==> flow/design.v <==
module flip_flop(output reg Q, output Q_n, input D, input Clr, Clk, Enable, input CE);
	assign Q_n = ~Q;
	always @ (posedge Clk, negedge Clr)
		 if(!Clr) Q <= 1'b0;
		 else if(CE & Enable) Q <= D;
endmodule
module flip_flop_t(output reg Q, output Q_n, input T, input Clr, Clk, Enable, input CE, Rst_n);
	assign Q_n = ~Q;
	always @ (posedge Clk, negedge Rst_n)
		 if(!Rst_n) Q <= 1'b0;
		 else if(!Clr) Q <= 1'b0;
		 else if(CE & Enable & T) Q <= ~Q;
		 else Q <= Q;
endmodule
module register_2bits(output reg [1:0] Q, output [1:0] Q_n, input [1:0] D, input Clr, Clk, Enable, input CE, Rst_n);
	assign Q_n = ~Q;
	always @ (posedge Clk, negedge Rst_n)
		 if(!Rst_n) Q <= 2'b00;
		 else if(!Clr) Q <= 2'b00;
		 else if(CE & Enable) Q <= D;
endmodule
module register_13bits(output reg [12:0] Q, output [12:0] Q_n, input [12:0] D, input Clr, Clk, Enable, input CE, Rst_n);
	assign Q_n = ~Q;
	always @ (posedge Clk, negedge Rst_n)
		 if(!Rst_n) Q <= 13'b0000000000000;
		 else if(!Clr) Q <= 13'b0000000000000;
		 else if(CE & Enable) Q <= D;
endmodule
module counter_0_1(output reg COUNT, input IN_0, input LD, Up, Clr, Clk, Enable, input CE, Rst_n);
	always @ (posedge Clk, negedge Rst_n)
		if (~Rst_n) COUNT <= 1'b0;
		else if (~Clr) COUNT <= 1'b0;
		else if (CE & LD & Enable) begin
			COUNT <= IN_0;
		end
		else if (CE & Up & Enable) begin
			COUNT <= COUNT + 1'b1;
		end
endmodule
module counter_0_2(output reg [1:0] COUNT, input IN_1, IN_0, input LD, Up, Clr, Clk, Enable, input CE, Rst_n);
	always @ (posedge Clk, negedge Rst_n)
		if (~Rst_n) COUNT <= 2'b00;
		else if (~Clr) COUNT <= 2'b00;
		else if (CE & LD & Enable) begin
			COUNT[0] <= IN_0;
			COUNT[1] <= IN_1;
		end
		else if (CE & Up & Enable) begin
			if(COUNT==2'b10) COUNT <= 2'b00;
			else COUNT <= COUNT + 2'b01;
		end
endmodule
module counter_0_3(output reg [1:0] COUNT, input IN_1, IN_0, input LD, Up, Clr, Clk, Enable, input CE, Rst_n);
	always @ (posedge Clk, negedge Rst_n)
		if (~Rst_n) COUNT <= 2'b00;
		else if (~Clr) COUNT <= 2'b00;
		else if (CE & LD & Enable) begin
			COUNT[0] <= IN_0;
			COUNT[1] <= IN_1;
		end
		else if (CE & Up & Enable) begin
			if(COUNT==2'b11) COUNT <= 2'b00;
			else COUNT <= COUNT + 2'b01;
		end
endmodule
module counter_0_3_display(output reg [1:0] COUNT, input IN_1, IN_0, input LD, Up, Clr, Clk, Enable, input CE, Rst_n);
	always @ (posedge Clk, negedge Rst_n)
		if (~Rst_n) COUNT <= 2'b00;
		else if (~Clr) COUNT <= 2'b00;
		else if (CE & LD & Enable) begin
			COUNT[0] <= IN_0;
			COUNT[1] <= IN_1;
		end
		else if (CE & Up & Enable) begin
			if(COUNT==2'b11) COUNT <= 2'b00;
			else COUNT <= COUNT + 2'b01;
		end
endmodule
module counter_0_5(output reg [2:0] COUNT, input IN_2, IN_1, IN_0, input LD, Up, Clr, Clk, Enable, input CE, Rst_n);
	always @ (posedge Clk, negedge Rst_n)
		if (~Rst_n) COUNT <= 3'b000;
		else if (~Clr) COUNT <= 3'b000;
		else if (CE & LD & Enable) begin
			COUNT[0] <= IN_0;
			COUNT[1] <= IN_1;
			COUNT[2] <= IN_2;
		end
		else if (CE & Up & Enable) begin
			if(COUNT==3'b101) COUNT <= 3'b000;
			else COUNT <= COUNT + 3'b001;
		end
endmodule
module counter_0_6(output reg [2:0] COUNT, input IN_2, IN_1, IN_0, input LD, Up, Clr, Clk, Enable, input CE, Rst_n);
	always @ (posedge Clk, negedge Rst_n)
		if (~Rst_n) COUNT <= 3'b000;
		else if (~Clr) COUNT <= 3'b000;
		else if (CE & LD & Enable) begin
			COUNT[0] <= IN_0;
			COUNT[1] <= IN_1;
			COUNT[2] <= IN_2;
		end
		else if (CE & Up & Enable) begin
			if(COUNT==3'b110) COUNT <= 3'b000;
			else COUNT <= COUNT + 3'b001;
		end
endmodule
module counter_0_9(output reg [3:0] COUNT, input IN_3, IN_2, IN_1, IN_0, input LD, Up, Clr, Clk, Enable, input CE, Rst_n);
	always @ (posedge Clk, negedge Rst_n)
		if (~Rst_n) COUNT <= 4'b0000;
		else if (~Clr) COUNT <= 4'b0000;
		else if (CE & LD & Enable) begin
			COUNT[0] <= IN_0;
			COUNT[1] <= IN_1;
			COUNT[2] <= IN_2;
			COUNT[3] <= IN_3;
		end
		else if (CE & Up & Enable) begin
			if(COUNT==4'b1001) COUNT <= 4'b0000;
			else COUNT <= COUNT + 4'b0001;
		end
endmodule
module counter_0_23(output reg [4:0] COUNT, input IN_4, IN_3, IN_2, IN_1, IN_0, input LD, Up, Clr, Clk, Enable, input CE, Rst_n);
	always @ (posedge Clk, negedge Rst_n)
		if (~Rst_n) COUNT <= 5'b00000;
		else if (~Clr) COUNT <= 5'b00000;
		else if (CE & LD & Enable) begin
			COUNT[0] <= IN_0;
			COUNT[1] <= IN_1;
			COUNT[2] <= IN_2;
			COUNT[3] <= IN_3;
			COUNT[4] <= IN_4;
		end
		else if (CE & Up & Enable) begin
			if(COUNT==5'b10111) COUNT <= 5'b00000;
			else COUNT <= COUNT + 5'b00001;
		end
endmodule
module counter_16bits(output reg [15:0] COUNT, input Clr, Clk, CE, Rst_n);
	always @ (posedge Clk, negedge Rst_n)
		if (~Rst_n) COUNT <= 16'b0000000000000000;
		else if (~Clr) COUNT <= 16'b0000000000000000;
		else if (CE) COUNT <= COUNT + 16'b0000000000000001;
endmodule
module frequency_converter(output Y,input clock,input reset);
	reg elapsed;
	reg [25:0] state;
	always @(posedge clock, negedge reset)
		if (reset == 0) state <= 0;
		else if (state == 7) state <= 0;
		else state <= state + 1;
	always @(state)
		if (state == 7) elapsed = 1;
		else elapsed = 0;
	assign Y = elapsed;
endmodule
module frequency_converter_display(output Y,input clock,input reset, input CE);
	reg elapsed;
	reg [25:0] state;
	always @(posedge clock, negedge reset)
		if (reset == 0) state <= 0;
		else if (~CE) state <= state;
		else if (state == 250) state <= 0;
		else state <= state + 1;
	always @(state)
		if (state == 250) elapsed = 1;
		else elapsed = 0;
	assign Y = elapsed;
endmodule
module decoder_4bits(output reg [3:0] Y, input [1:0] S, input enable);
	always @ (S, enable)
		begin		
			if(enable)
				case(S)
					2'b00: Y = 4'b0001;
					2'b01: Y = 4'b0010;
					2'b10: Y = 4'b0100;
					2'b11: Y = 4'b1000;
				endcase
			else
				Y = 4'b0000;
		end
endmodule
module decoder_8bits(output reg [7:0] Y, input [2:0] S, input enable);
	always @ (S, enable)
		begin		
			if(enable)
				case(S)
					3'b000: Y = 8'b00000001;
					3'b001: Y = 8'b00000010;
					3'b010: Y = 8'b00000100;
					3'b011: Y = 8'b00001000;
					3'b100: Y = 8'b00010000;
					3'b101: Y = 8'b00100000;
					3'b110: Y = 8'b01000000;
					3'b111: Y = 8'b10000000;
				endcase
			else
				Y = 8'b00000000;
		end
endmodule
module hour_decoder(output reg A, AM_PM, output reg [3:0] B, input [4:0] H);
	always @ (H)
		begin
			A <= (~H[4] & ~H[3] & ~H[2] & ~H[1] & ~H[0]) | (H[3] & ~H[2] & H[1]) | (H[4] & H[2] & H[1]) | (H[3] & H[2] & ~H[1] & ~H[0]);
			B[3] <= (H[3] & ~H[2] & ~H[1]) | (H[4] & H[2] & ~H[1]);
			B[2] <= (H[4] & ~H[2]) | (~H[4] & ~H[3] & H[2]);
			B[1] <= (~H[4] & ~H[3] & ~H[2] & ~H[1] & ~H[0]) | (~H[3] & ~H[2] & H[1]) | (~H[4] & H[2] & H[1]) + (H[3] & H[2] & ~H[1] & ~H[0]);
			B[0] <= H[0];
			AM_PM <= (~H[4] & ~H[3]) | (~H[4] & ~H[2]);
		end
endmodule
module segment_7_dec (output reg [6:0] display, input [3:0] bcd, input enable);
always @* begin
	if(enable) begin
  		case(bcd)
  		4'b0000: display = 7'b1111110;
  		4'b0001: display = 7'b0110000;
  		4'b0010: display = 7'b1101101;
  		4'b0011: display = 7'b1111001;
  		4'b0100: display = 7'b0110011;
  		4'b0101: display = 7'b1011011;
  		4'b0110: display = 7'b1011111;
  		4'b0111: display = 7'b1110000;
  		4'b1000: display = 7'b1111111;
  		4'b1001: display = 7'b1111011;
  		4'b1010: display = 7'b1110111;
  		4'b1011: display = 7'b0011111;
  		4'b1100: display = 7'b1001110;
  		4'b1101: display = 7'b0111101;
  		4'b1110: display = 7'b1001111;
  		4'b1111: display = 7'b1000111;
  		default: display = 7'b0000000; 
  		endcase
  	end
  	else display = 7'b0000000;
end
endmodule
module mux_2x1_12bits(output reg [11:0] Y, input S, input [11:0] I1, I0);
	always @ (S, I1, I0)
		if(S) Y = I1;
		else Y = I0;
endmodule
module mux_2x1_13bits(output reg [12:0] Y, input S, input [12:0] I1, I0);
	always @ (S, I1, I0)
		if(S) Y = I1;
		else Y = I0;
endmodule
module mux_2x1_16bits(output reg [15:0] Y, input S, input [15:0] I1, I0);
	always @ (S, I1, I0)
		if(S) Y = I1;
		else Y = I0;
endmodule
module mux_4x1_7bits(output reg[6:0] Y, input[1:0] S, input[6:0] I3, I2, I1, I0);
	always @ (S, I3, I2, I1, I0)
		if(S[1] && S[0]) Y = I3;
		else if(S[1]) Y = I2;
		else if(S[0]) Y = I1;
		else Y = I0;
endmodule
module mux_4x1_8bits(output reg[7:0] Y, input[1:0] S, input[7:0] I3, I2, I1, I0);
	always @ (S, I3, I2, I1, I0)
		if(S[1] && S[0]) Y = I3;
		else if(S[1]) Y = I2;
		else if(S[0]) Y = I1;
		else Y = I0;
endmodule
module mux_4x1_13bits(output reg[12:0] Y, input[1:0] S, input[12:0] I3, I2, I1, I0);
	always @ (S, I3, I2, I1, I0)
		if(S[1] && S[0]) Y = I3;
		else if(S[1]) Y = I2;
		else if(S[0]) Y = I1;
		else Y = I0;
endmodule
module mux_8x1_13bits(output [12:0] Y, input [2:0] S, input[12:0] I7, I6, I5, I4, I3, I2, I1, I0);
	wire [1:0] S_2;
	assign S_2[1] = S[1];
	assign S_2[0] = S[0];
	wire [12:0] A1;
	wire [12:0] A2;
	mux_4x1_13bits mux1 (A1, S_2, I3, I2, I1, I0);
	mux_4x1_13bits mux2 (A2, S_2, I7, I6, I5, I4);
	mux_2x1_13bits mux3 (Y, S[2], A2, A1);
endmodule
module comparator_13bits(output reg EQ, input wire [12:0] A, input wire [12:0] B);
	always @* begin
    	if (A==B) begin
        	EQ <= 1'b1;
    	end
      	else begin
        	EQ <= 1'b0;
      	end
    end
endmodule
module comparators_module( output AA, input [2:0] CD, input [12:0] CT, Q_r6, Q_r5, Q_r4, Q_r3, Q_r2, Q_r1, Q_r0);
	wire [12:0] mux_out;
	mux_8x1_13bits mux1 (mux_out, CD, Q_r6, Q_r6, Q_r5, Q_r4, Q_r3, Q_r2, Q_r1, Q_r0);			
	comparator_13bits comp1 (AA, CT, mux_out);
endmodule
module blinker(output reg B1, output reg [2:0] E, input [1:0] CW, CW1, S, input BLINK);
	always @* begin
		B1 <= (S[1] & S[0]) & ~CW[1];
		E[2] <= (S[1] & BLINK) & ((~S[0]) & CW1[1] & (~CW1[0]) | (S[0] & (~CW[1]) & (~CW[0])));
		E[1] <= (BLINK | (~S[1]) | S[0] | CW1[1] | (~CW1[0])) & (BLINK | (~S[1]) | (~S[0]) | CW[1] | (~CW[0])) & (BLINK + (~S[1]) | (~S[0]) | (~CW[1]) | (~CW[0]));
		E[0] <= (BLINK | (~S[1]) | S[0] | CW1[1] | (CW1[0])) & ((~S[1]) | (~S[0]) | CW[1] | (~CW[0])) &  ((~S[1]) | (~S[0]) | CW[1] | CW[0]) & (BLINK + (~S[1]) | (~S[0]) | (~CW[1]) | CW[0]);
	end
endmodule
module control_unit_1(output reg LD_DAY_TIME, LD_O_F, SS0, INCR, UPC, Clear, SS1, Load, Clear_St, Load_SS, input Next, SetTime, Up, SetAlarm, Count, SetDay, AlarmSet, Clk, Reset, CE);
	wire A, A_neg, B, B_neg, C, C_neg, D, D_neg;
	supply1 Vcc;
	reg Da, Db, Dc, Dd;
	flip_flop flipflopA (A, A_neg, Da, Reset, Clk, Vcc, CE);
	flip_flop flipflopB (B, B_neg, Db, Reset, Clk, Vcc, CE);
	flip_flop flipflopC (C, C_neg, Dc, Reset, Clk, Vcc, CE);
	flip_flop flipflopD (D, D_neg, Dd, Reset, Clk, Vcc, CE);
	always @* begin
		Da <= (A_neg & B_neg & D) | (~Next & ~Count & A_neg & C & D_neg) | ((A & B & C_neg) & (Up | (~Up & AlarmSet & SetDay)) | (SetAlarm & A & B & D) | (A & B & C_neg & D) | (Up & A_neg & B & C_neg & D_neg));
		Db = (A_neg & ((~SetTime) | B | D_neg)) | (A & (B_neg | (C_neg & ( Up | ((~Up)&(~AlarmSet)) | ((~Up)& (~SetDay) & AlarmSet) | D))));
		Dc <= (A_neg & C_neg & Next) | ((A_neg & C)&(Next | (~Next) & (~Count))) | (A_neg & B_neg & D) | (A_neg & C & D);
		Dd <= (A_neg & B_neg & D) | (A_neg & B & C_neg & Next) | (A & B & C) | (A_neg & B & C_neg & D_neg);
		SS0 <= A & B_neg & C_neg & D;
		SS1 <= (A & B_neg & D) | (A_neg & B_neg & C_neg & D_neg);
		INCR <= A & B & C_neg & D;
		Clear <= A_neg & B_neg & C_neg & D_neg;
		UPC <= A_neg & B & C & D;
		Load <= A & B & C & D_neg;
		LD_DAY_TIME <= A & B_neg & C & D;
		Clear_St <= A & B & C & D;
		Load_SS <= (A_neg & B_neg & C_neg & D_neg) | (A_neg & B_neg & C_neg & D) | (A & B_neg & D);
		LD_O_F <= A & B_neg & C_neg;
	end
endmodule
module control_unit_2(output reg EN_SNZ, EN_STOP, Sound, input C0, CS0, AA, Snooze, Stop, Mute, Clk, Reset, CE);
	wire A, A_neg, B, B_neg, C, C_neg;
	supply1 Vcc;
	reg Da, Db, Dc;
	flip_flop flipflopA (A, A_neg, Da, Reset, Clk, Vcc, CE);
	flip_flop flipflopB (B, B_neg, Db, Reset, Clk, Vcc, CE);
	flip_flop flipflopC (C, C_neg, Dc, Reset, Clk, Vcc, CE);
	always @* begin
		Da <= (~Stop & C) | (Snooze & A & B) | (~CS0 & A & B_neg) | (A & C);
		Db <= (~C0 & A_neg & B) | (A_neg & C);
		Dc <= (~Mute & AA & A_neg & B_neg & C_neg) | (CS0 & A & C_neg) | (A & B);
		Sound <= (A_neg & B_neg & C) | (A & B & C_neg);
		EN_SNZ <= A & B_neg & C;
		EN_STOP <= A_neg & B_neg & C;
	end
endmodule
module circuit(output [1:0] CW1, CW, S, output reg AlarmSet, SetDay, CS0, C0, LD_R, LD_CT, LD_TIME, Count, TOF, ID, IH, IM , input Load, CClr, UPC, SS0, SS1, Load_SS, INCR, EN_SNZ, EN_STOP, Clk, CE, Rst_n);
	supply1 Vcc;
	supply0 Gnd;
	wire [1:0] S_neg;
	wire [15:0] clock_out;
	wire [15:0] clock_out_2;
	wire and_out_1;
	wire and_out_2;
	and (and_out_1, clock_out[15],clock_out[14],clock_out[13],~clock_out[12],clock_out[11],~clock_out[10],clock_out[9],~clock_out[8],~clock_out[7],clock_out[6],clock_out[5],~clock_out[4], ~clock_out[3], ~clock_out[2], ~clock_out[1], ~clock_out[0]);
	and (and_out_2, clock_out_2[9], clock_out_2[8], clock_out_2[7], clock_out_2[6], clock_out_2[5], (~clock_out_2[4]), clock_out_2[3], (~clock_out_2[2]), (~clock_out_2[1]), (~clock_out_2[0]));
	wire [1:0] reg_out;
	register_2bits reg_SS (reg_out, S_neg, {SS1,SS0}, Vcc, Clk , Load_SS, CE, Rst_n);	
	assign S = reg_out;
	counter_0_3 counter_SA (CW, Gnd, Gnd, Gnd, Vcc, (~CClr), Clk, (UPC & S[1] & S[0]), CE, Rst_n);
	counter_0_2 counter_ST (CW1, Gnd, Gnd, Gnd, Vcc, (~CClr), Clk, (UPC & S[1] & (~S[0])), CE, Rst_n);
	counter_16bits counter_snz (clock_out, (~(EN_SNZ | CClr)) , Clk, CE, Rst_n);
	counter_16bits counter_stop (clock_out_2, (~(EN_STOP | CClr)), Clk, CE, Rst_n);
	always @* begin
		CS0 <= clock_out[10];
		C0 <= clock_out_2[9];
		SetDay <= S[1] & S[0] & ~CW[1] & ~CW[0];
		TOF <= S[1] & S[0] & ~CW[1] & CW[0] & INCR;
		ID <= (S[1] & INCR) & ((~S[0] & CW1[1] & ~CW1[0]) | (S[0] & ~CW[1] & ~CW[0]));
		IH <= (S[1] & INCR) & ((~S[0] & ~CW1[1] & CW1[0]) | (S[0] & CW[1] & CW[0]));
		IM <= (S[1] & INCR) & ((~S[0] & ~CW1[1] & ~CW1[0]) | (S[0] & CW[1] & ~CW[0]));
		Count <= (CW1[1] | CW1[0] | CW[1] | CW[0]);
		LD_R <= (S[1] & S[0] & Load);
		LD_CT <= (S[1] & ~S[0] & Load);
		AlarmSet <= (S[1] & S[0]);
		LD_TIME <= (S[1] & S[0] & UPC & ~CW[1] & CW[0]);
	end
endmodule
module registers_module(output [12:0] Q_r6, Q_r5, Q_r4, Q_r3, Q_r2, Q_r1, Q_r0, input [2:0] STO, input [12:0] data, input Clr, Clk, LD_R, input CE, Rst_n);
		supply1 Vcc;
		wire [7:0] RE;
		decoder_8bits decoder (RE, STO, Vcc);
		wire [12:0] Q_nr0;
		register_13bits r0 (Q_r0, Q_nr0, data, ~Clr, Clk, LD_R & RE[0], CE, Rst_n);
		wire [12:0] Q_nr1;
		register_13bits r1 (Q_r1, Q_nr1, data, ~Clr, Clk, LD_R & RE[1], CE, Rst_n);
		wire [12:0] Q_nr2;
		register_13bits r2 (Q_r2, Q_nr2, data, ~Clr, Clk, LD_R & RE[2], CE, Rst_n);
		wire [12:0] Q_nr3;
		register_13bits r3 (Q_r3, Q_nr3, data, ~Clr, Clk, LD_R & RE[3], CE, Rst_n);
		wire [12:0] Q_nr4;
		register_13bits r4 (Q_r4, Q_nr4, data, ~Clr, Clk, LD_R & RE[4], CE, Rst_n);
		wire [12:0] Q_nr5;
		register_13bits r5 (Q_r5, Q_nr5, data, ~Clr, Clk, LD_R & RE[5], CE, Rst_n);
		wire [12:0] Q_nr6;
		register_13bits r6 (Q_r6, Q_nr6, data, ~Clr, Clk, LD_R & RE[6], CE, Rst_n);
endmodule
module current_time_module(output [14:0] CTO, input [14:0] CTI, input LD_CT, Clr_CT, Clk, EN_CT, input CE, Rst_n);
	supply1 Vcc;
	wire [15:0] clock_out;
	wire and_out_1;
	and (and_out_1, clock_out[9], clock_out[8], clock_out[7], clock_out[6], clock_out[5], (~clock_out[4]), clock_out[3], (~clock_out[2]), (~clock_out[1]), (~clock_out[0]));
	wire and_out_1_temp;
	and (and_out_1_temp, clock_out[9], clock_out[8], clock_out[7], clock_out[6], clock_out[5], (~clock_out[4]), ~clock_out[3], clock_out[2], clock_out[1], clock_out[0]);
	wire count_16_clr;
	or(count_16_clr, LD_CT, Clr_CT, and_out_1);
	counter_16bits clock (clock_out, ~count_16_clr, Clk, CE, Rst_n);
	wire or_clk_1;
	or (or_clk_1, and_out_1_temp, LD_CT);
	wire [3:0] min_out_1;
	counter_0_9 min_1 (min_out_1, CTI[3], CTI[2], CTI[1], CTI[0], LD_CT, Vcc, ~Clr_CT, Clk, or_clk_1, CE, Rst_n);
	wire and_out_2;
	wire min_out_1_neg_3, min_out_1_neg_2, min_out_1_neg_1, min_out_1_neg_0;
	not (min_out_1_neg_3, min_out_1[3]);
	not (min_out_1_neg_2, min_out_1[2]);
	not (min_out_1_neg_1, min_out_1[1]);
	not (min_out_1_neg_0, min_out_1[0]);
	and (and_out_2, min_out_1[3], min_out_1_neg_2, min_out_1_neg_1, min_out_1[0], and_out_1_temp);
	wire or_clk_2;
	or (or_clk_2, and_out_2, LD_CT);
	wire [2:0] min_out_2;
	counter_0_5 min_2 (min_out_2, CTI[6], CTI[5], CTI[4], LD_CT, Vcc, ~Clr_CT, Clk, or_clk_2, CE, Rst_n);
	wire and_out_3;
	wire min_out_2_neg_2, min_out_2_neg_1, min_out_2_neg_0;
	not (min_out_2_neg_2, min_out_2[2]);
	not (min_out_2_neg_1, min_out_2[1]);
	not (min_out_2_neg_0, min_out_2[0]);
	and (and_out_3, min_out_2[2], min_out_2_neg_1, min_out_2[0], and_out_2);
	wire or_clk_3;
	or (or_clk_3, and_out_3, LD_CT);
	wire [4:0] hour_out;
	counter_0_23 hour (hour_out, CTI[11], CTI[10], CTI[9], CTI[8], CTI[7], LD_CT, Vcc, ~Clr_CT, Clk, or_clk_3, CE, Rst_n);
	wire and_out_4;
	wire hour_out_neg_4, hour_out_neg_3, hour_out_neg_2, hour_out_neg_1, hour_out_neg_0;
	not (hour_out_neg_4, hour_out[4]);
	not (hour_out_neg_3, hour_out[3]);
	not (hour_out_neg_2, hour_out[2]);
	not (hour_out_neg_1, hour_out[1]);
	not (hour_out_neg_0, hour_out[0]);
	and (and_out_4, hour_out[4], hour_out_neg_3,hour_out[2], hour_out[1], hour_out[0], and_out_3);
	wire or_clk_4;
	or (or_clk_4, and_out_4, LD_CT);
	wire [2:0] days_out;
	counter_0_6 days (days_out, CTI[14], CTI[13], CTI[12], LD_CT, Vcc, ~Clr_CT, Clk, or_clk_4, CE, Rst_n);
	assign CTO[0] = min_out_1[0];
	assign CTO[1] = min_out_1[1];
	assign CTO[2] = min_out_1[2];
	assign CTO[3] = min_out_1[3];
	assign CTO[4] = min_out_2[0];
	assign CTO[5] = min_out_2[1];
	assign CTO[6] = min_out_2[2];
	assign CTO[7] = hour_out[0];
	assign CTO[8] = hour_out[1];
	assign CTO[9] = hour_out[2];
	assign CTO[10] = hour_out[3];
	assign CTO[11] = hour_out[4];
	assign CTO[12] = days_out[0];
	assign CTO[13] = days_out[1];
	assign CTO[14] = days_out[2];	
endmodule
module set_time_module(output [15:0] STO, input [14:0] CTI, input [12:0] Q_r6, Q_r5, Q_r4, Q_r3, Q_r2, Q_r1, Q_r0, input CLEAR, TOF, S0, LD_ID, CLEAR_ST, LD_DAY, LD_TIME, EN_ST, IH, IM, LD_O_F, Clk, input CE, Rst_n);
	wire [12:0] mux_out;
	mux_8x1_13bits mux1 (mux_out, STO[14:12], Q_r6, Q_r6, Q_r5, Q_r4, Q_r3, Q_r2, Q_r1, Q_r0);
	wire [11:0] mux_2_out;
	mux_2x1_12bits mux2 (mux_2_out, S0, mux_out[11:0], CTI[11:0]);
	supply1 Vcc;
	wire on_off_out;
	counter_0_1 counter_on_off(on_off_out, mux_out[12],  LD_O_F, Vcc, (~CLEAR), Clk, (LD_O_F | TOF), CE, Rst_n);
	assign STO[15] = on_off_out;
	wire or_t_d;
	or (or_t_d, LD_TIME, LD_DAY);
	wire or_clear_clr_st;
	or (or_clear_clr_st, CLEAR, CLEAR_ST);
	wire or_clk_1;
	or (or_clk_1, or_t_d, IM);
	wire [3:0] min_out_1;
	counter_0_9 min_1 (min_out_1, mux_2_out[3], mux_2_out[2], mux_2_out[1], mux_2_out[0], or_t_d, Vcc, (~or_clear_clr_st), Clk, or_clk_1, CE, Rst_n);
	assign STO[3:0] = min_out_1[3:0];
	wire and_out_2;
	wire min_out_1_neg_3, min_out_1_neg_2, min_out_1_neg_1, min_out_1_neg_0;
	not (min_out_1_neg_3, min_out_1[3]);
	not (min_out_1_neg_2, min_out_1[2]);
	not (min_out_1_neg_1, min_out_1[1]);
	not (min_out_1_neg_0, min_out_1[0]);
	and (and_out_2, min_out_1[3], min_out_1_neg_2, min_out_1_neg_1, min_out_1[0], IM);
	wire or_clk_2;
	or (or_clk_2, or_t_d, and_out_2);
	wire [2:0] min_out_2;
	counter_0_5 min_2 (min_out_2, mux_2_out[6], mux_2_out[5], mux_2_out[4], or_t_d, Vcc, (~or_clear_clr_st), Clk, or_clk_2, CE, Rst_n);
	assign STO[6:4] = min_out_2[2:0];
	wire clock_hour;
	or (clock_hour, or_t_d, IH);
	wire [4:0] hour_out;
	counter_0_23 hour (hour_out, mux_2_out[11], mux_2_out[10], mux_2_out[9], mux_2_out[8], mux_2_out[7], or_t_d, Vcc, (~or_clear_clr_st), Clk, clock_hour, CE, Rst_n);
	assign STO[11:7] = hour_out[4:0];
	wire clock_day;
	or (clock_day, LD_ID, LD_DAY);
	wire [2:0] days_out;
	counter_0_6 days (days_out, CTI[14], CTI[13], CTI[12], LD_DAY, Vcc,  (~or_clear_clr_st), Clk, clock_day, CE, Rst_n);
	assign STO[14:12] = days_out[2:0];
endmodule
module display_module(output [6:0] out3, out2, out1, out0, days, output AM, PM, DBlink, input [1:0] S, CW, CW1, input [14:0] CT, input [15:0] ST,  input Clr, Clk, CE, Rst_n);
	supply1 Vcc;
	wire conv_out;
	frequency_converter_display conv (conv_out, Clk, Rst_n, CE);
	wire BLINK, toogle_out_neg;
	flip_flop_t toggle(BLINK, toogle_out_neg, conv_out, (~Clr), Clk, Vcc, CE, Rst_n);
	wire B1;
	wire [2:0] E;
	blinker blink(B1, E, CW, CW1, S, BLINK);
	assign DBlink = E[2];
	wire [15:0] mux_out;
	mux_2x1_16bits mux1 (mux_out, S[1], ST, {CT[14],CT});		
	wire [7:0] DEC_OUT;
	decoder_8bits decoder (DEC_OUT, mux_out[14:12], Vcc);
	assign days = DEC_OUT[6:0];	
	wire A, AM_PM;
	wire [3:0] B;
	hour_decoder hour_dec(A, AM_PM, B, mux_out[11:7]);
	assign AM = AM_PM;
	assign PM = ~AM_PM;
	wire [6:0] out_1_temp;
	segment_7_dec segment_7_1 (out_1_temp, {1'b0, mux_out[6:4]}, E[0]);
	assign out1 = out_1_temp;
	wire [6:0] out_0_temp;
	segment_7_dec segment_7_0 (out_0_temp, mux_out[3:0], E[0]);
	assign out0 = out_0_temp;
	wire [7:0] activate, deactivate;
	assign activate = 8'b10101100;
	assign deactivate = 8'b11011110;
	wire [7:0] mux_hours_out;
	mux_4x1_8bits mux_hour (mux_hours_out, {B1, mux_out[15]}, activate, deactivate, {3'b000, A, B[3:0]}, {3'b000, A, B[3:0]});
	wire [6:0] out_3_temp;
	segment_7_dec segment_7_3 (out_3_temp, mux_hours_out[7:4], E[1]);
	assign out3 = out_3_temp;
	wire [6:0] out_2_temp;
	segment_7_dec segment_7_2 (out_2_temp, mux_hours_out[3:0], E[1]);
	assign out2 = out_2_temp;
endmodule
module datapath(output [6:0] display, days, output [3:0] segment, output am, pm, dblink, Sound, Vcc_out, input Next, Up, SetTime, SetAlarm, Snooze, Stop, Mute, Clr, Clk_sys);
	supply1 Vcc;
	supply0 Gnd;
	assign Vcc_out = Vcc;
	wire Clk, tick;
	assign Clk = Clk_sys;
	frequency_converter conv (tick, Clk_sys, Clr);
	wire [6:0] hours1, hours0, mins1, mins0;
	wire LD_DAY_TIME, LD_O_F, SS0, INCR, UPC, Clear, SS1, Load, Clear_St, Load_SS;
	wire Count, SetDay, AlarmSet;
	control_unit_1 cu1(LD_DAY_TIME, LD_O_F, SS0, INCR, UPC, Clear, SS1, Load, Clear_St, Load_SS, Next, SetTime, Up, SetAlarm, Count, SetDay, AlarmSet, Clk, Clr, tick);
	wire EN_SNZ, EN_STOP;
	wire C0, CS0, AA;
	control_unit_2 cu2(EN_SNZ, EN_STOP, Sound, C0, CS0, AA, Snooze, Stop, Mute, Clk, Clr, tick);
	wire [1:0] CW1, CW, S;
	wire LD_R, LD_CT, LD_TIME, TOF, ID, IH, IM;
	circuit cir (CW1, CW, S, AlarmSet, SetDay, CS0, C0, LD_R, LD_CT, LD_TIME, Count, TOF, ID, IH, IM, Load, Clear, UPC, SS0, SS1, Load_SS, INCR, EN_SNZ, EN_STOP, Clk, tick, Clr);
	wire [12:0] Q_r0, Q_r1, Q_r2, Q_r3, Q_r4, Q_r5, Q_r6;
	wire [15:0] STO;
	registers_module reg_module (Q_r6, Q_r5, Q_r4, Q_r3, Q_r2, Q_r1, Q_r0, STO[14:12], {STO[15], STO[11:0]}, Clear, Clk, LD_R, tick, Clr);	
	wire [14:0] CTO;
	comparators_module comp_module (AA, CTO[14:12], {1'b1,CTO[11:0]} , Q_r6, Q_r5, Q_r4, Q_r3, Q_r2, Q_r1, Q_r0);
	current_time_module ct_module (CTO, STO[14:0], LD_CT, Clear, Clk, Vcc, tick, Clr);	
	supply1 EN_ST;
	set_time_module set_time(STO, CTO, Q_r6, Q_r5, Q_r4, Q_r3, Q_r2, Q_r1, Q_r0, Clear, TOF, S[0], ID, Clear_St, LD_DAY_TIME, LD_TIME, EN_ST, IH, IM, LD_O_F, Clk, tick, Clr);
	wire [6:0] days_temp;
	display_module display_mod(hours1, hours0, mins1, mins0, days_temp, am, pm, dblink, S, CW, CW1, CTO, STO, Clear, Clk, tick, Clr);
	assign days[0] =  days_temp[0] & (~dblink);
	assign days[1] =  days_temp[1] & (~dblink);
	assign days[2] =  days_temp[2] & (~dblink);
	assign days[3] =  days_temp[3] & (~dblink);
	assign days[4] =  days_temp[4] & (~dblink);
	assign days[5] =  days_temp[5] & (~dblink);
	assign days[6] =  days_temp[6] & (~dblink);
	wire[1:0] count_out;
	counter_0_3_display counter (count_out, Vcc, Vcc, Gnd, Vcc, Vcc, Clk, Vcc, tick, Clr);
	wire[3:0] dec_out;
	decoder_4bits dec_display(dec_out, count_out, Vcc);
	assign segment = ~dec_out;
	wire[6:0] mux_display_o;
	mux_4x1_7bits mux_display(mux_display_o, count_out, hours1, hours0, mins1, mins0);
	assign display = ~mux_display_o;
endmodule
# == Reports on datapath ==
# Tool output for the design above, in the order of the flow.
# Lines are those of the file above, counted from 1.
# Operators carry their Yosys type and port widths (W data, S select, Z words).
# Cell names lack the library's common part.
# Not given: --
# design
top,datapath
clock,Clk_sys
lib,sky130hd
lib_corner,tt_025C_1v80

# == Word level ==
# Counts by Yosys on the flattened word-level netlist (proc, flatten, opt, wreduce; memories kept). Register bits leave out memories and registers merged into their read ports (data or address). Print and check cells are left out. Cells with the same type and inputs are merged into one.
# Memory sizes are those after Yosys's memory passes, which may raise the word count (mostly to a power of two), join words into wider ones and drop unused or constant bits.
# classes
logic,319
equal,16
reduce_logical,27
add_sub_neg,19
n_mux,190
# op_table
cell,count
$mux W13,28
$and A1 B1 Y1,200
$mux W1,142
$mux W16,7
$or A1 B1 Y1,75
$add A26 B1 Y26 const B,2
$mux W26,2
$mux W7,7
$add A16 B1 Y16 const B,3
$not A1 Y1,42
$reduce_bool A3 Y1,9
$reduce_bool A2 Y1,13
$eq A26 B3 Y1 const B,1
$eq A26 B8 Y1 const B,1
$pmux W4 S4,1
$mux W8,2
$eq A13 B13 Y1,1
$add A3 B1 Y3 const B,4
$eq A3 B3 Y1 const B,4
$mux W12,1
$add A5 B1 Y5 const B,2
$eq A5 B5 Y1 const B,2
$eq A2 B2 Y1 const B,4
$add A4 B1 Y4 const B,2
$eq A4 B4 Y1 const B,2
$not A7 Y7,1
$add A2 B1 Y2 const B,3
$logic_and A1 B1 Y1,4
# Not listed: further kinds 5, cells in them 6.
# word_totals
romBits,576
in_bits,9
output_inout_bits,23
reg_bits,238
mem_count,6
# mem_list
name,size,width,rd,write_ports,line,rtl
(name not given),16,7,1,0,215,case(bcd)
(name not given),16,7,1,0,215,
(name not given),16,7,1,0,215,
(name not given),16,7,1,0,215,
(name not given),8,8,1,0,187,case(S)
(name not given),8,8,1,0,187,

# == Logic depth ==
# Longest topological path by Yosys (ltp), each cell counted once; first at word level (registers and memories cut), then after technology mapping (sequential cells cut; the memories' decode and read muxes count).
# logic_depth
word_depth,17
ABC_AREA,0
ltp_mapped,15

# == After synthesis ==
# Yosys stat after the flow's synthesis: flattened, memories mapped to cells. It holds for the ABC_AREA given above (unset counts as 0); a run with the other value may have another netlist.
# mapped
cells,1531
buf_cells,117
flip_flops,221
mapped_area_um2,14129.8
# by_type
type,count,type_area_um2
dfrtp_1,221,5.53E+03
mux2i_1,159,1.59E+03
nor2_1,202,758.227
mux4_2,22,495.475
nand2_1,117,439.171
ha_1,34,425.408
o21ai_0,78,390.374
xnor2_1,44,385.37
a21oi_1,69,345.331
mux2_2,27,304.042
clkbuf_1,79,296.534
xor2_1,33,289.027
nand3_1,42,210.202
nand4_1,31,193.936
nor3_1,35,175.168
a211oi_1,22,165.158
inv_1,41,153.898
o211ai_1,20,150.144
# Not listed: further types 58, cells in them 255.
# The figures by module come from a second, unflattened synthesis with its own total; it is not the netlist above.
# unflattened
cells_unflattened,1835
hier_area_um2,17898.4
# Rows give one instance, submodules left out.
# modules
module,cells,instances,mod_area_um2
register_13bits,72,7,665.6
counter_16bits,81,3,815.8
frequency_converter_display,133,1,1366.3
mux_4x1_13bits,15,4,320.3
frequency_converter,112,1,1223.7
segment_7_dec,40,4,280.3
counter_0_23,37,2,337.8
counter_0_9,35,2,294.0
counter_0_5,25,2,241.5
counter_0_6,24,2,217.7
mux_2x1_13bits,14,2,195.2
flip_flop,4,7,47.5
control_unit_1,41,1,256.5
mux_2x1_16bits,18,1,249.0
# Further modules, not shown: 23.

# == Timing after synthesis ==
# Source: OpenSTA report_checks on the synthesized netlist (no wires, ideal clock, input and output delay 20% of the period each), path of least setup slack; recovery checks are left aside. Register names are those of the netlist, which keeps one name where synthesis merged equal registers.
# synth_timing
path_type,reg-to-output
startpoint,reg cir.reg_SS.Q[1]
endpoint,out display[3]
arrival_time_ps,3193
period_ps,20000
n_path_buf,3
launch_ps,0
slack_ps,12807
path_delay_ps,3193
required_time_ps,16000
path_stages,16
synth_period_reached_ps,7193
# "path_delay_ps" = arrival - input delay + setup time.
# A path that ends at an output port has no setup time.
# "path_stages" counts driving pins, that of a launching flip-flop among them; a cell with two outputs on the path counts twice.
# "synth_period_reached_ps" = period - worst setup slack (recovery checks aside). The figure is calculated, with input and output delays left at 20% of the set period.
# Between the ends stands the longest chain of elaborated cells between them, by number of cells; it is not shown to be the way that was timed. Of several equally long chains one is given.
# A line is the first line of the expression or statement that the cell stems from. Yosys adds cells for indexed reads and writes and turns some case tables into memories.
# A memory read counts as a cell of the chain, while the word-level depth stops at memories.
# A register here has more assigning lines than the two given.
# synth_between
path_cell_list,dfrtp_1 -> buf_2 -> buf_2 -> buf_2 -> mux2_2 -> nor2_1 -> nand2_1 -> a21oi_1 -> a31oi_1 -> mux2_2 -> ha_1 -> nor2_1 -> a31oi_1 -> o21ai_0 -> a2111oi_0 -> o41ai_1
elab_chain_cells,15
cells_between,73
cone_classes,2 x add/sub; 10 x mux; 56 x logic; 1 x reduce/logical; 4 x memory
# synth_rtl
item,line,rtl
from (decl),15,"module register_2bits(output reg [1:0] Q, output [1:0] Q_n, input [1:0] D, input Clr, Clk, Enable, input CE, R ..."
from (assign),18,if(!Rst_n) Q <= 2'b00;
from (assign),19,else if(!Clr) Q <= 2'b00;
$mux W16,250,if(S) Y = I1;
$not A1 Y1,207,B[1] <= (~H[4] & ~H[3] & ~H[2] & ~H[1] & ~H[0]) | (~H[3] & ~H[2] & H[1]) | (~H[4] & H[2] & H[1]) + (H[3] & H[2 ...
$and A1 B1 Y1 x4,207,
$or A1 B1 Y1 x2,207,
$mux W8,263,else if(S[1]) Y = I2;
$mux W8,262,if(S[1] && S[0]) Y = I3;
$mem_v2 Z16 W7,215,case(bcd)
$mux W7,214,if(enable) begin
$mux W7,256,else if(S[1]) Y = I2;
$mux W7,255,if(S[1] && S[0]) Y = I3;
$not A7 Y7,582,assign display = ~mux_display_o;
to (decl),541,"module datapath(output [6:0] display, days, output [3:0] segment, output am, pm, dblink, Sound, Vcc_out, input ..."

# == Worst path after layout ==
# Path of least setup slack in the final report of stored run 1 (OpenROAD, finished layout, wires in). Where an end is a register, its clock arrival counts in the times.
# The path's times are printed in steps of 10 ps; the period is the one set.
# layout_timing
path_type,reg-to-output
startpoint,reg cir.reg_SS.Q[1]
endpoint,out display[6]
n_path_buf,2
slack_ps,7510
required_time_ps,11840
period_ps,14800
launch_ps,510
path_stages,12
arrival_time_ps,4330
# Between the ends stands the longest chain of elaborated cells between them, by number of cells; it is not shown to be the way that was timed. Of several equally long chains one is given.
# A memory read counts as a cell of the chain, while the word-level depth stops at memories.
# A register here has more assigning lines than the two given.
# layout_between
path_cell_list,dfrtp_2 -> buf_12 -> mux2i_1 -> nand2_1 -> a21oi_1 -> a31oi_1 -> mux2_2 -> ha_1 -> o31a_1 -> a2111oi_0 -> o31ai_1 -> clkdlybuf4s50_1
elab_chain_cells,15
cells_between,73
cone_classes,2 x add/sub; 10 x mux; 56 x logic; 1 x reduce/logical; 4 x memory
# layout_rtl
item,line,rtl
from (decl),15,"module register_2bits(output reg [1:0] Q, output [1:0] Q_n, input [1:0] D, input Clr, Clk, Enable, input CE, R ..."
from (assign),18,if(!Rst_n) Q <= 2'b00;
from (assign),19,else if(!Clr) Q <= 2'b00;
$mux W16,250,if(S) Y = I1;
$not A1 Y1,207,B[1] <= (~H[4] & ~H[3] & ~H[2] & ~H[1] & ~H[0]) | (~H[3] & ~H[2] & H[1]) | (~H[4] & H[2] & H[1]) + (H[3] & H[2 ...
$and A1 B1 Y1 x4,207,
$or A1 B1 Y1 x2,207,
$mux W8,263,else if(S[1]) Y = I2;
$mux W8,262,if(S[1] && S[0]) Y = I3;
$mem_v2 Z16 W7,215,case(bcd)
$mux W7,214,if(enable) begin
$mux W7,256,else if(S[1]) Y = I2;
$mux W7,255,if(S[1] && S[0]) Y = I3;
$not A7 Y7,582,assign display = ~mux_display_o;
to (decl),541,"module datapath(output [6:0] display, days, output [3:0] segment, output am, pm, dblink, Sound, Vcc_out, input ..."

# Design datapath on sky130hd. What follows are 6 stored runs of the flow, each under its own settings; their order means nothing. The constraints put input and output delay at 20% of the set period each and load the outputs with 0.01 pF.
# "achieved_period_ps" means the clock period less the worst setup slack. The figure is calculated, with input and output delays left at 20% of the set period.
# "worstPathTime_ps": the worst setup path's part of the clock period (all of it between registers, 20% less for each end at a port) less its slack. A launch clock that arrives late makes it longer, a capture clock that arrives late makes it shorter.
# By "power_uw" is meant OpenSTA's value without simulated activity: inputs other than the clock are taken to toggle once in ten clock periods, and the tool carries that through the logic.
# "worstPathTime_ps" is known to 10 ps.
# A setting shown as -- is not set for that run.
run name,CAP_MARGIN,CORE_UTILIZATION,CTS_CLUSTER_SIZE,SETUP_SLACK_MARGIN,period_ns,CORE_MARGIN,SLEW_MARGIN,ABC_AREA,CELL_PAD_IN_SITES_DETAIL_PLACEMENT,CELL_PAD_IN_SITES_GLOBAL_PLACEMENT,CORE_ASPECT_RATIO,CTS_CLUSTER_DIAMETER,GPL_ROUTABILITY_DRIVEN,HOLD_SLACK_MARGIN,MAX_ROUTING_LAYER,MIN_ROUTING_LAYER,PLACE_DENSITY,TNS_END_PERCENT,GPL_TIMING_DRIVEN,PLACE_DENSITY_LB_ADDON,design.die.area_um2,final_stdcell_area_um2,worstPathTime_ps,path_kind,ws_hold_ps,power_uw,setup_ws_ps,synthArea_um2,total_negative_slack_ps,achieved_period_ps,final_util_frac
stored run 1,40,71,13,2.17,14.8,2,20,--,--,--,--,--,--,--,--,--,--,--,--,--,21045.3,15426.0,4330,reg-to-output,486,2267,7513,14129.8,0,7287,0.79
stored run 2,30,57,37,2.17,14.8,3,15,1,1,1,1.39,167,0,0.05,met4,--,--,--,--,--,27318.5,15129.5,3520,reg-to-output,503,2162,8323,14447.6,0,6477,0.607
stored run 3,20,40,63,--,8.2,2,20,1,2,2,--,46,0,--,met5,met2,0.47,50,--,--,37655.4,16475.8,3870,reg-to-output,474,5393,2686,14447.6,0,5514,0.463
stored run 4,20,34,83,2.02,12.8,10,40,0,1,--,--,--,1,-0.05,met4,met2,--,65,0,0.23,50113.3,16236.8,5090,reg-to-output,481,3043,5154,14129.8,0,7646,0.397
stored run 5,20,40,70,--,6.68,2,20,1,2,1,--,46,1,--,met4,--,--,--,--,--,37655.4,16503.3,3900,reg-to-output,477,6467,1440,14447.6,0,5240,0.464
stored run 6,20,40,--,--,5.19,2,20,--,--,--,--,--,--,--,--,--,--,--,--,--,36844.8,15663.8,3760,reg-to-output,474,6706,390,14129.8,0,4800,0.452
